==> flow/design.v <==
module cfg_count_stat  #(
    parameter DATA_WIDTH = 1 
)(
    input                     clk,
    input                     rstn,
    input                     rd_count_mode,      
    input                     sample_mode,        
    input                     rd,
    input    [DATA_WIDTH-1:0] data_in,
    input                     data_in_vld,
    input                     wr,                 
    input    [31:0]           wr_data,
    output  reg [31:0]        data_out 
);
reg [31:0] data_tmp;
reg  data_in_r;
always @ (posedge clk)
begin
    if (!rstn)
        data_in_r <= 0;
    else
        data_in_r <= data_in;
end
always @ (posedge clk)
begin
    if (!rstn)
        data_out <= 0;
    else if(rd)begin
        if (sample_mode)
            if (data_in_vld)
                data_out <= data_tmp + data_in;
            else
                data_out <= data_tmp;
        else
            data_out <= data_tmp ;
    end
end
always @ (posedge clk)
begin
    if (!rstn)
        data_tmp <= 0;
    else if (wr)
        data_tmp <= wr_data;
    else if(data_in_vld)begin
        case ({rd,rd_count_mode,sample_mode})
        3'b000: data_tmp <= data_tmp + (data_in && !data_in_r);
        3'b001: data_tmp <= data_tmp + data_in;
        3'b010: data_tmp <= data_tmp + (data_in && !data_in_r);
        3'b011: data_tmp <= data_tmp + data_in;
        3'b100: data_tmp <= 0; 
        3'b101: data_tmp <= 0;
        3'b110: data_tmp <= data_tmp + (data_in && !data_in_r);
        3'b111: data_tmp <= data_tmp + data_in;
        endcase
    end
    else if (rd && !rd_count_mode) begin
        data_tmp <= 0;
    end
end
endmodule
module cfg#(
    parameter ADDR_WIDTH = 32,
    parameter DATA_WIDTH = 32
)(
    input                             clk          ,
    input                             rstn         ,
    input        [ADDR_WIDTH - 1 : 0] addr         ,
    input        [DATA_WIDTH - 1 : 0] wdata        ,
    output  reg  [DATA_WIDTH - 1 : 0] rdata        ,
    output  reg                       rdata_vld    ,
    input                             wr           ,
    input                             rd           ,
    output  reg  [DATA_WIDTH - 1 : 0] addr_0_2     ,
    output  reg  [DATA_WIDTH - 1 : 0] addr_0_3     ,
    output  reg  [DATA_WIDTH - 1 : 0] addr_0_4     ,
    output  reg  [DATA_WIDTH - 1 : 0] addr_1_0     ,
    output  reg  [DATA_WIDTH - 1 : 0] addr_1_1     ,
    output  reg  [DATA_WIDTH - 1 : 0] addr_1_2     ,
    output  reg  [DATA_WIDTH - 1 : 0] addr_1_3     ,
    output  reg  [DATA_WIDTH - 1 : 0] addr_1_4     ,
    input        [DATA_WIDTH - 1 : 0] addr_2_0     ,
    input        [DATA_WIDTH - 1 : 0] addr_2_1     ,
    input        [DATA_WIDTH - 1 : 0] addr_2_2     ,
    input        [DATA_WIDTH - 1 : 0] addr_2_3      
);
localparam  RD_COUNT_MODE_0   = 6'h0  ;   
localparam  SAMPLE_MODE_0   = 6'h1  ;   
localparam  ADDR_0_2   = 6'h2  ;   
localparam  ADDR_0_3   = 6'h3  ;   
localparam  ADDR_0_4   = 6'h4  ;   
localparam  ADDR_1_0   = 6'h10  ;   
localparam  ADDR_1_1   = 6'h11  ;   
localparam  ADDR_1_2   = 6'h12  ;   
localparam  ADDR_1_3   = 6'h13  ;   
localparam  ADDR_1_4   = 6'h14  ;   
localparam  ADDR_2_0   = 6'h20  ;   
localparam  ADDR_2_1   = 6'h21  ;   
localparam  ADDR_2_2   = 6'h22  ;   
localparam  ADDR_2_3   = 6'h23  ;   
reg rd_count_mode;
reg sample_mode;
reg rdata_vld_r ;
reg rd_r;
reg [31:0]  addr_r;
reg [DATA_WIDTH - 1 : 0] addr_2_3_cnt;      
always @ (posedge clk)
begin
    rd_r <= rd ;
    addr_r   <= addr ;
end
always @ (posedge clk)
begin
    rdata_vld_r <= rd ;
    rdata_vld   <= rdata_vld_r ;
end
always @ (posedge clk)
begin
    if (!rstn)begin
        rd_count_mode  <= 1'h0 ;
        sample_mode  <= 1'h0 ;
        addr_0_2  <= 32'h0 ;
        addr_0_3  <= 32'h0 ;
        addr_0_4  <= 32'h0 ;
        addr_1_0  <= 32'h0 ;
        addr_1_1  <= 32'h0 ;
        addr_1_2  <= 32'h0 ;
        addr_1_3  <= 32'h0 ;
        addr_1_4  <= 32'h0 ;
    end
    else if (wr) begin
        case (addr[5:0])
            RD_COUNT_MODE_0 :
                rd_count_mode <= wdata[0] ;
            SAMPLE_MODE_0 :
                sample_mode <= wdata[0] ;
            ADDR_0_2 :
                addr_0_2 <= wdata ;
            ADDR_0_3 :
                addr_0_3 <= wdata ;
            ADDR_0_4 :
                addr_0_4 <= wdata ;
            ADDR_1_0 :
                addr_1_0 <= wdata ;
            ADDR_1_1 :
                addr_1_1 <= wdata ;
            ADDR_1_2 :
                addr_1_2 <= wdata ;
            ADDR_1_3 :
                addr_1_3 <= wdata ;
            ADDR_1_4 :
                addr_1_4 <= wdata ;
        endcase
    end
end
always @ (posedge clk)
begin
    if (!rstn) begin
        rdata <= 32'b0;
    end
    else if (rd_r) begin
        case (addr_r[5:0])
            RD_COUNT_MODE_0:
                rdata <= {31'b0,rd_count_mode};
            SAMPLE_MODE_0:
                rdata <= {31'b0,sample_mode};
            ADDR_0_2:
                rdata <= addr_0_2;
            ADDR_0_3:
                rdata <= addr_0_3;
            ADDR_0_4:
                rdata <= addr_0_4;
            ADDR_1_0:
                rdata <= addr_1_0;
            ADDR_1_1:
                rdata <= addr_1_1;
            ADDR_1_2:
                rdata <= addr_1_2;
            ADDR_1_3:
                rdata <= addr_1_3;
            ADDR_1_4:
                rdata <= addr_1_4;
            ADDR_2_0:
                rdata <= addr_2_0;
            ADDR_2_1:
                rdata <= addr_2_1;
            ADDR_2_2:
                rdata <= addr_2_2;
            ADDR_2_3:
                rdata <= addr_2_3_cnt;
            default :
                rdata <= 32'hf0f0f0f0;
        endcase
    end
end
wire addr_2_3_rd;
assign addr_2_3_rd = (addr[5:0] == ADDR_2_3 ) ? rd : 1'b0;
cfg_count_stat  addr_2_3_stat(
    .clk(clk),
    .rstn(rstn),
    .rd_count_mode(rd_count_mode),
    .sample_mode(sample_mode),
    .rd(addr_2_3_rd),
    .data_in(addr_2_3[0]),
    .data_in_vld(1'b1),
    .wr(wr && (addr[5:0] == ADDR_2_3)),
    .wr_data(wdata),
    .data_out(addr_2_3_cnt) 
);
endmodule
module cfg_test#(
    parameter DATA_WIDTH = 32
)(
    input clk,
    input rstn,
    input        [DATA_WIDTH - 1 : 0] in_0_2     ,
    input        [DATA_WIDTH - 1 : 0] in_0_3     ,
    input        [DATA_WIDTH - 1 : 0] in_0_4     ,
    input        [DATA_WIDTH - 1 : 0] in_1_0     ,
    input        [DATA_WIDTH - 1 : 0] in_1_1     ,
    input        [DATA_WIDTH - 1 : 0] in_1_2     ,
    input        [DATA_WIDTH - 1 : 0] in_1_3     ,
    input        [DATA_WIDTH - 1 : 0] in_1_4     ,
    output       [DATA_WIDTH - 1 : 0] out_2_0     ,
    output       [DATA_WIDTH - 1 : 0] out_2_1     ,
    output       [DATA_WIDTH - 1 : 0] out_2_2     ,
    output       [DATA_WIDTH - 1 : 0] out_2_3      
);
reg [18:0] cnt;
reg [31:0] reg_0_2;
reg [31:0] reg_2_0;
assign out_2_1 = 1'b1;
assign out_2_2 = 1'b0;
assign out_2_0 = reg_2_0;
always @ (posedge clk)
begin
    if (!rstn)
        reg_0_2 <= 0;
    else
        reg_0_2 <= in_0_2;
end
always @ (posedge clk)
begin
    if (!rstn)
        reg_2_0 <= 0;
    else
        reg_2_0 <= reg_0_2 + 1;
end
always @ (posedge clk)
begin
    if (!rstn)
        cnt <= 0;
    else 
        cnt <= cnt +1;
end
assign out_2_3 = (cnt <100) ? 1'b0 :1'b1;
endmodule
module cfg_test_top(
    input clk ,
    input rstn ,
    input        [32 - 1 : 0] addr         ,
    input        [32 - 1 : 0] wdata        ,
    output       [32 - 1 : 0] rdata        ,
    output                    rdata_vld    ,
    input                     wr           ,
    input                     rd            
);
wire [31:0] in_0_2   ;
wire [31:0] in_0_3   ;
wire [31:0] in_0_4   ;
wire [31:0] in_1_0   ;
wire [31:0] in_1_1   ;
wire [31:0] in_1_2   ;
wire [31:0] in_1_3   ;
wire [31:0] in_1_4   ;
wire [31:0] out_2_0  ;
wire [31:0] out_2_1  ;
wire [31:0] out_2_2  ;
wire [31:0] out_2_3  ;
cfg_test cfg_test_u0(
    .clk        ( clk       ),
    .rstn       ( rstn      ),
    .in_0_2     ( in_0_2    ),
    .in_0_3     ( in_0_3    ),
    .in_0_4     ( in_0_4    ),
    .in_1_0     ( in_1_0    ),
    .in_1_1     ( in_1_1    ),
    .in_1_2     ( in_1_2    ),
    .in_1_3     ( in_1_3    ),
    .in_1_4     ( in_1_4    ),
    .out_2_0    ( out_2_0   ),
    .out_2_1    ( out_2_1   ),
    .out_2_2    ( out_2_2   ),
    .out_2_3    ( out_2_3   )  
);
cfg cfg_u0(
    .clk          (clk         ),
    .rstn         (rstn        ),
    .addr         (addr        ),
    .wdata        (wdata       ),
    .rdata        (rdata       ),
    .rdata_vld    (rdata_vld   ),
    .wr           (wr          ),
    .rd           (rd          ),
    .addr_0_2     (in_0_2     ),
    .addr_0_3     (in_0_3     ),
    .addr_0_4     (in_0_4     ),
    .addr_1_0     (in_1_0     ),
    .addr_1_1     (in_1_1     ),
    .addr_1_2     (in_1_2     ),
    .addr_1_3     (in_1_3     ),
    .addr_1_4     (in_1_4     ),
    .addr_2_0     (out_2_0    ),
    .addr_2_1     (out_2_1    ),
    .addr_2_2     (out_2_2    ),
    .addr_2_3     (out_2_3    ) 
);
endmodule
Step by step through the tools: cfg_test_top
Tool output for the design above, in the order of the flow.
Line numbers count from 1 in the design file above.
Library cell names are shortened.
Not given: -
Design
  top module: cfg_test_top
  clock port: clk
  library: sky130hd
  library corner: tt_025C_1v80

Word-level counts
Source: Yosys, flattened and elaborated, memories not mapped. Widths are those after wreduce. Registers that Yosys merges into a memory's read port (data or address) are not register bits. Print and check cells do not count. Equal cells are merged and count once.
Cells by class
  $add $sub $neg: 4
  magnitude comparators: 1
  multiplexer cells: 6
  equality and inequality tests: 30
  reductions and logical operators: 19
Operator list (number)
  32-bit parallel mux with 14-bit select: 1
  32-bit parallel mux with 3-bit select: 1
  32-bit by 1-bit adder with 32-bit output: 2
  32-bit 2-to-1 mux: 2
  6-bit by 5-bit == test with 1-bit output with constant B: 10
  32-bit by 1-bit adder with 32-bit output with constant B: 1
  6-bit == test with constant B: 5
  6-bit by 2-bit == test with 1-bit output with constant B: 4
  2-bit AND reduction: 10
  19-bit by 1-bit adder with 19-bit output with constant B: 1
  19-bit by 7-bit less-than comparator with 1-bit output with constant B: 1
  3-bit == test with constant B: 4
  6-bit by 1-bit == test with 1-bit output with constant B: 2
  6-bit by 3-bit == test with 1-bit output with constant B: 2
  6-bit logical NOT: 2
  3-bit by 2-bit == test with 1-bit output with constant B: 2
  3-bit OR reduction: 2
  3-bit by 1-bit == test with 1-bit output with constant B: 1
  3-bit logical NOT: 1
  1-bit logical AND: 2
  2-bit OR reduction: 1
  1-bit 2-to-1 mux: 2
  1-bit logical NOT: 1
Word-level totals
  elaborated cells: 80
  register bits: 446

Logic depth
Yosys ltp: most cells in a row. Word level: on the elaborated netlist, between registers, memories and ports. Mapped: between sequential cells and ports; inverters and the memories' decode and read muxes count.
Logic depth
  depth in word-level cells: 6
  ABC_AREA: 1
  depth in mapped cells: 17
  gate-level depth less buffers: 16

Synthesis result
The flow's flattened synthesis, as Yosys stat reports it; memories are mapped. The netlist is that of the ABC_AREA named above (0 if unset); the other value can give another one.
Cell types (number)
  dfxtp_1: 446
  nand2_1: 593
  nor2_1: 481
  o21ai_0: 361
  a21oi_1: 270
  inv_1: 333
  nand3_1: 185
  clkbuf_1: 107
  o22ai_1: 50
  buf_2: 30
  nor2_4: 12
  nor2_2: 19
  nor3_1: 23
  xor2_1: 11
  nand4_1: 13
  ha_1: 6
  buf_6: 6
  buf_4: 8
Not listed: further types 23, cells in them 87.
Synthesis totals
  cell area after synthesis: 20465.9 µm²
  mapped flip-flops: 446
  mapped cells: 3041

Path before layout
Source: OpenSTA report_checks on the synthesized netlist (no wires, ideal clock, input and output delay 20% of the period each), path of least setup slack; recovery checks are left aside. Register names are those of the netlist, which keeps one name where synthesis merged equal registers.
Timing path post-synthesis
  path type: register -> register
  start: register cfg_test_u0.cnt[12]
  end: register cfg_u0.addr_2_3_stat.data_tmp[10]
  path delay: 2.264 ns
  arrival time: 2.144 ns
  clock period: 5.0 ns
  slack: 2.736 ns
  driving pins on the path: 15
  launch time at the first pin: 0.000 ns
  synthesis period reached: 2.264 ns
"path delay" = arrival - input delay + setup time.
"driving pins on the path" counts driving pins, that of a launching flip-flop among them; a cell with two outputs on the path counts twice.
"synthesis period reached" is the clock period less the worst setup slack; recovery checks do not enter. This is arithmetic on one report: input and output delays are still those of the set period (20% each).
Between the ends stands the longest chain of elaborated cells between them, by number of cells; it is not shown to be the way that was timed. Of several equally long chains one is given.
Each line given opens the expression or statement behind the cell; cells for indexed reads and writes are added by Yosys, which also makes memories of some case tables.
A register here has more assigning lines than the two given.
Between the ends, post-synthesis
  cell sequence: dfxtp_1 clkbuf_1 nor4_1 o2111ai_1 nand2_1 inv_1 ha_1 ha_1 nand2_1 inv_1 nand3_1 nor2_1 or2_2 nand3_1 a21oi_1
  length of the longest elaborated chain: 6
  elaborated cells on any way between the ends: 7
  those cells by class: 2 x add/sub; 1 x compare; 3 x mux; 1 x reduce/logical
RTL lines, path post-synthesis
  start: declaration: RTL line 228  | reg [18:0] cnt;
  start: assignment: RTL line 251  | cnt <= 0;
  start: assignment: RTL line 253  | cnt <= cnt +1;
  19-bit by 7-bit less-than comparator with 1-bit output: RTL line 255  | assign out_2_3 = (cnt <100) ? 1'b0 :1'b1;
  1-bit 2-to-1 mux: RTL line 255
  1-bit logical AND: RTL line 52  | 3'b110: data_tmp <= data_tmp + (data_in && !data_in_r);
  32-bit by 1-bit adder with 32-bit output: RTL line 52
  32-bit parallel mux with 3-bit select: RTL line 45  | case ({rd,rd_count_mode,sample_mode})
  32-bit 2-to-1 mux: RTL line 42  | else if (wr)
  end: assignment: RTL line 43  | data_tmp <= wr_data;
  end: assignment: RTL line 46  | 3'b000: data_tmp <= data_tmp + (data_in && !data_in_r);
  end: declaration: RTL line 15  | reg [31:0] data_tmp;
Some nets on the timed path still bear RTL names; the line given drives or declares the net.
Named nets, post-synthesis (RTL line)
  cfg_u0.addr_2_3_stat.data_in[0]: 255

Path in the finished layout
From the final timing report of record 1: the path of least setup slack in the routed layout; clock arrival at registers is part of the times.
Timing path post-layout
  path type: register -> register
  start: register cfg_test_u0.cnt[5]
  end: register cfg_u0.addr_2_3_stat.data_tmp[28]
  launch time at the first pin: 0.55 ns
  slack: 1.47 ns
  driving pins on the path: 16
  clock period: 5.0 ns
  arrival time: 4.02 ns
Between the ends stands the longest chain of elaborated cells between them, by number of cells; it is not shown to be the way that was timed. Of several equally long chains one is given.
A register here has more assigning lines than the two given.
Between the ends, post-layout
  cell sequence: dfxtp_1 nand2_1 o2111ai_1 nand2_1 inv_1 ha_1 ha_1 nand2_1 nor2_1 nand2_1 nor2_1 nand3_1 nand3_1 nand3_1 nand2_1 inv_1
  length of the longest elaborated chain: 6
  elaborated cells on any way between the ends: 7
  those cells by class: 2 x add/sub; 1 x compare; 3 x mux; 1 x reduce/logical
RTL lines, path post-layout
  start: declaration: RTL line 228  | reg [18:0] cnt;
  start: assignment: RTL line 251  | cnt <= 0;
  start: assignment: RTL line 253  | cnt <= cnt +1;
  19-bit by 7-bit less-than comparator with 1-bit output: RTL line 255  | assign out_2_3 = (cnt <100) ? 1'b0 :1'b1;
  1-bit 2-to-1 mux: RTL line 255
  1-bit logical AND: RTL line 52  | 3'b110: data_tmp <= data_tmp + (data_in && !data_in_r);
  32-bit by 1-bit adder with 32-bit output: RTL line 52
  32-bit parallel mux with 3-bit select: RTL line 45  | case ({rd,rd_count_mode,sample_mode})
  32-bit 2-to-1 mux: RTL line 42  | else if (wr)
  end: assignment: RTL line 43  | data_tmp <= wr_data;
  end: assignment: RTL line 46  | 3'b000: data_tmp <= data_tmp + (data_in && !data_in_r);
  end: declaration: RTL line 15  | reg [31:0] data_tmp;
Some nets on the timed path still bear RTL names; the line given drives or declares the net.
Named nets, post-layout (RTL line)
  cfg_u0.addr_2_3_stat.data_in[0]: 255

Lab notebook: cfg_test_top

3 stored runs of cfg_test_top in the flow (synthesis by Yosys, layout by OpenROAD, sky130hd cells), in arbitrary order. Constraints: input delay and output delay 20% of the set period each, output load 0.01 pF.

settings of record 1
{
  "ABC_AREA": 1,
  "CELL_PAD_IN_SITES_DETAIL_PLACEMENT": 0,
  "CORE_ASPECT_RATIO": 1.73,
  "CTS_CLUSTER_DIAMETER": 331,
  "CTS_CLUSTER_SIZE": 50,
  "GPL_ROUTABILITY_DRIVEN": 0,
  "HOLD_SLACK_MARGIN": 0.09,
  "MAX_ROUTING_LAYER": "met4",
  "SETUP_SLACK_MARGIN": -0.18,
  "SLEW_MARGIN": 0,
  "period_ns": 5.0,
  "CAP_MARGIN": 20,
  "CORE_MARGIN": 2,
  "CORE_UTILIZATION": 40
}
report of record 1
yosys chip area after synthesis (um^2): 20465.9
finish__design__die__area: 53059.1
finish__design__instance__area__stdcell: 21916.0
finish__design__instance__utilization: 0.4308
finish__timing__setup__ws: 1.471
finish__timing__setup__tns: 0.000
finish__timing__hold__ws: 0.438

settings of record 2
{
  "CAP_MARGIN": 35,
  "CELL_PAD_IN_SITES_DETAIL_PLACEMENT": 1,
  "CORE_ASPECT_RATIO": 0.53,
  "CORE_UTILIZATION": 36,
  "HOLD_SLACK_MARGIN": 0.06,
  "MAX_ROUTING_LAYER": "met4",
  "PLACE_DENSITY_LB_ADDON": 0.03,
  "SETUP_SLACK_MARGIN": -0.1,
  "period_ns": 2.21,
  "CORE_MARGIN": 2,
  "SLEW_MARGIN": 20
}
report of record 2
yosys chip area after synthesis (um^2): 18995.7
finish__design__die__area: 54713.1
finish__design__instance__area__stdcell: 24119.4
finish__design__instance__utilization: 0.4613
finish__timing__setup__ws: -0.350
finish__timing__setup__tns: -9.097
finish__timing__hold__ws: 0.253

settings of record 3
{
  "CELL_PAD_IN_SITES_DETAIL_PLACEMENT": 2,
  "CORE_UTILIZATION": 25,
  "CTS_CLUSTER_DIAMETER": 46,
  "CTS_CLUSTER_SIZE": 31,
  "GPL_ROUTABILITY_DRIVEN": 1,
  "MAX_ROUTING_LAYER": "met5",
  "PLACE_DENSITY_LB_ADDON": 0.07,
  "SETUP_SLACK_MARGIN": 1.3,
  "period_ns": 5.57,
  "CAP_MARGIN": 20,
  "CORE_MARGIN": 2,
  "SLEW_MARGIN": 20
}
report of record 3
yosys chip area after synthesis (um^2): 18995.7
finish__design__die__area: 78204.1
finish__design__instance__area__stdcell: 23296.1
finish__design__instance__utilization: 0.3083
finish__timing__setup__ws: 2.220
finish__timing__setup__tns: 0.000
finish__timing__hold__ws: 0.456
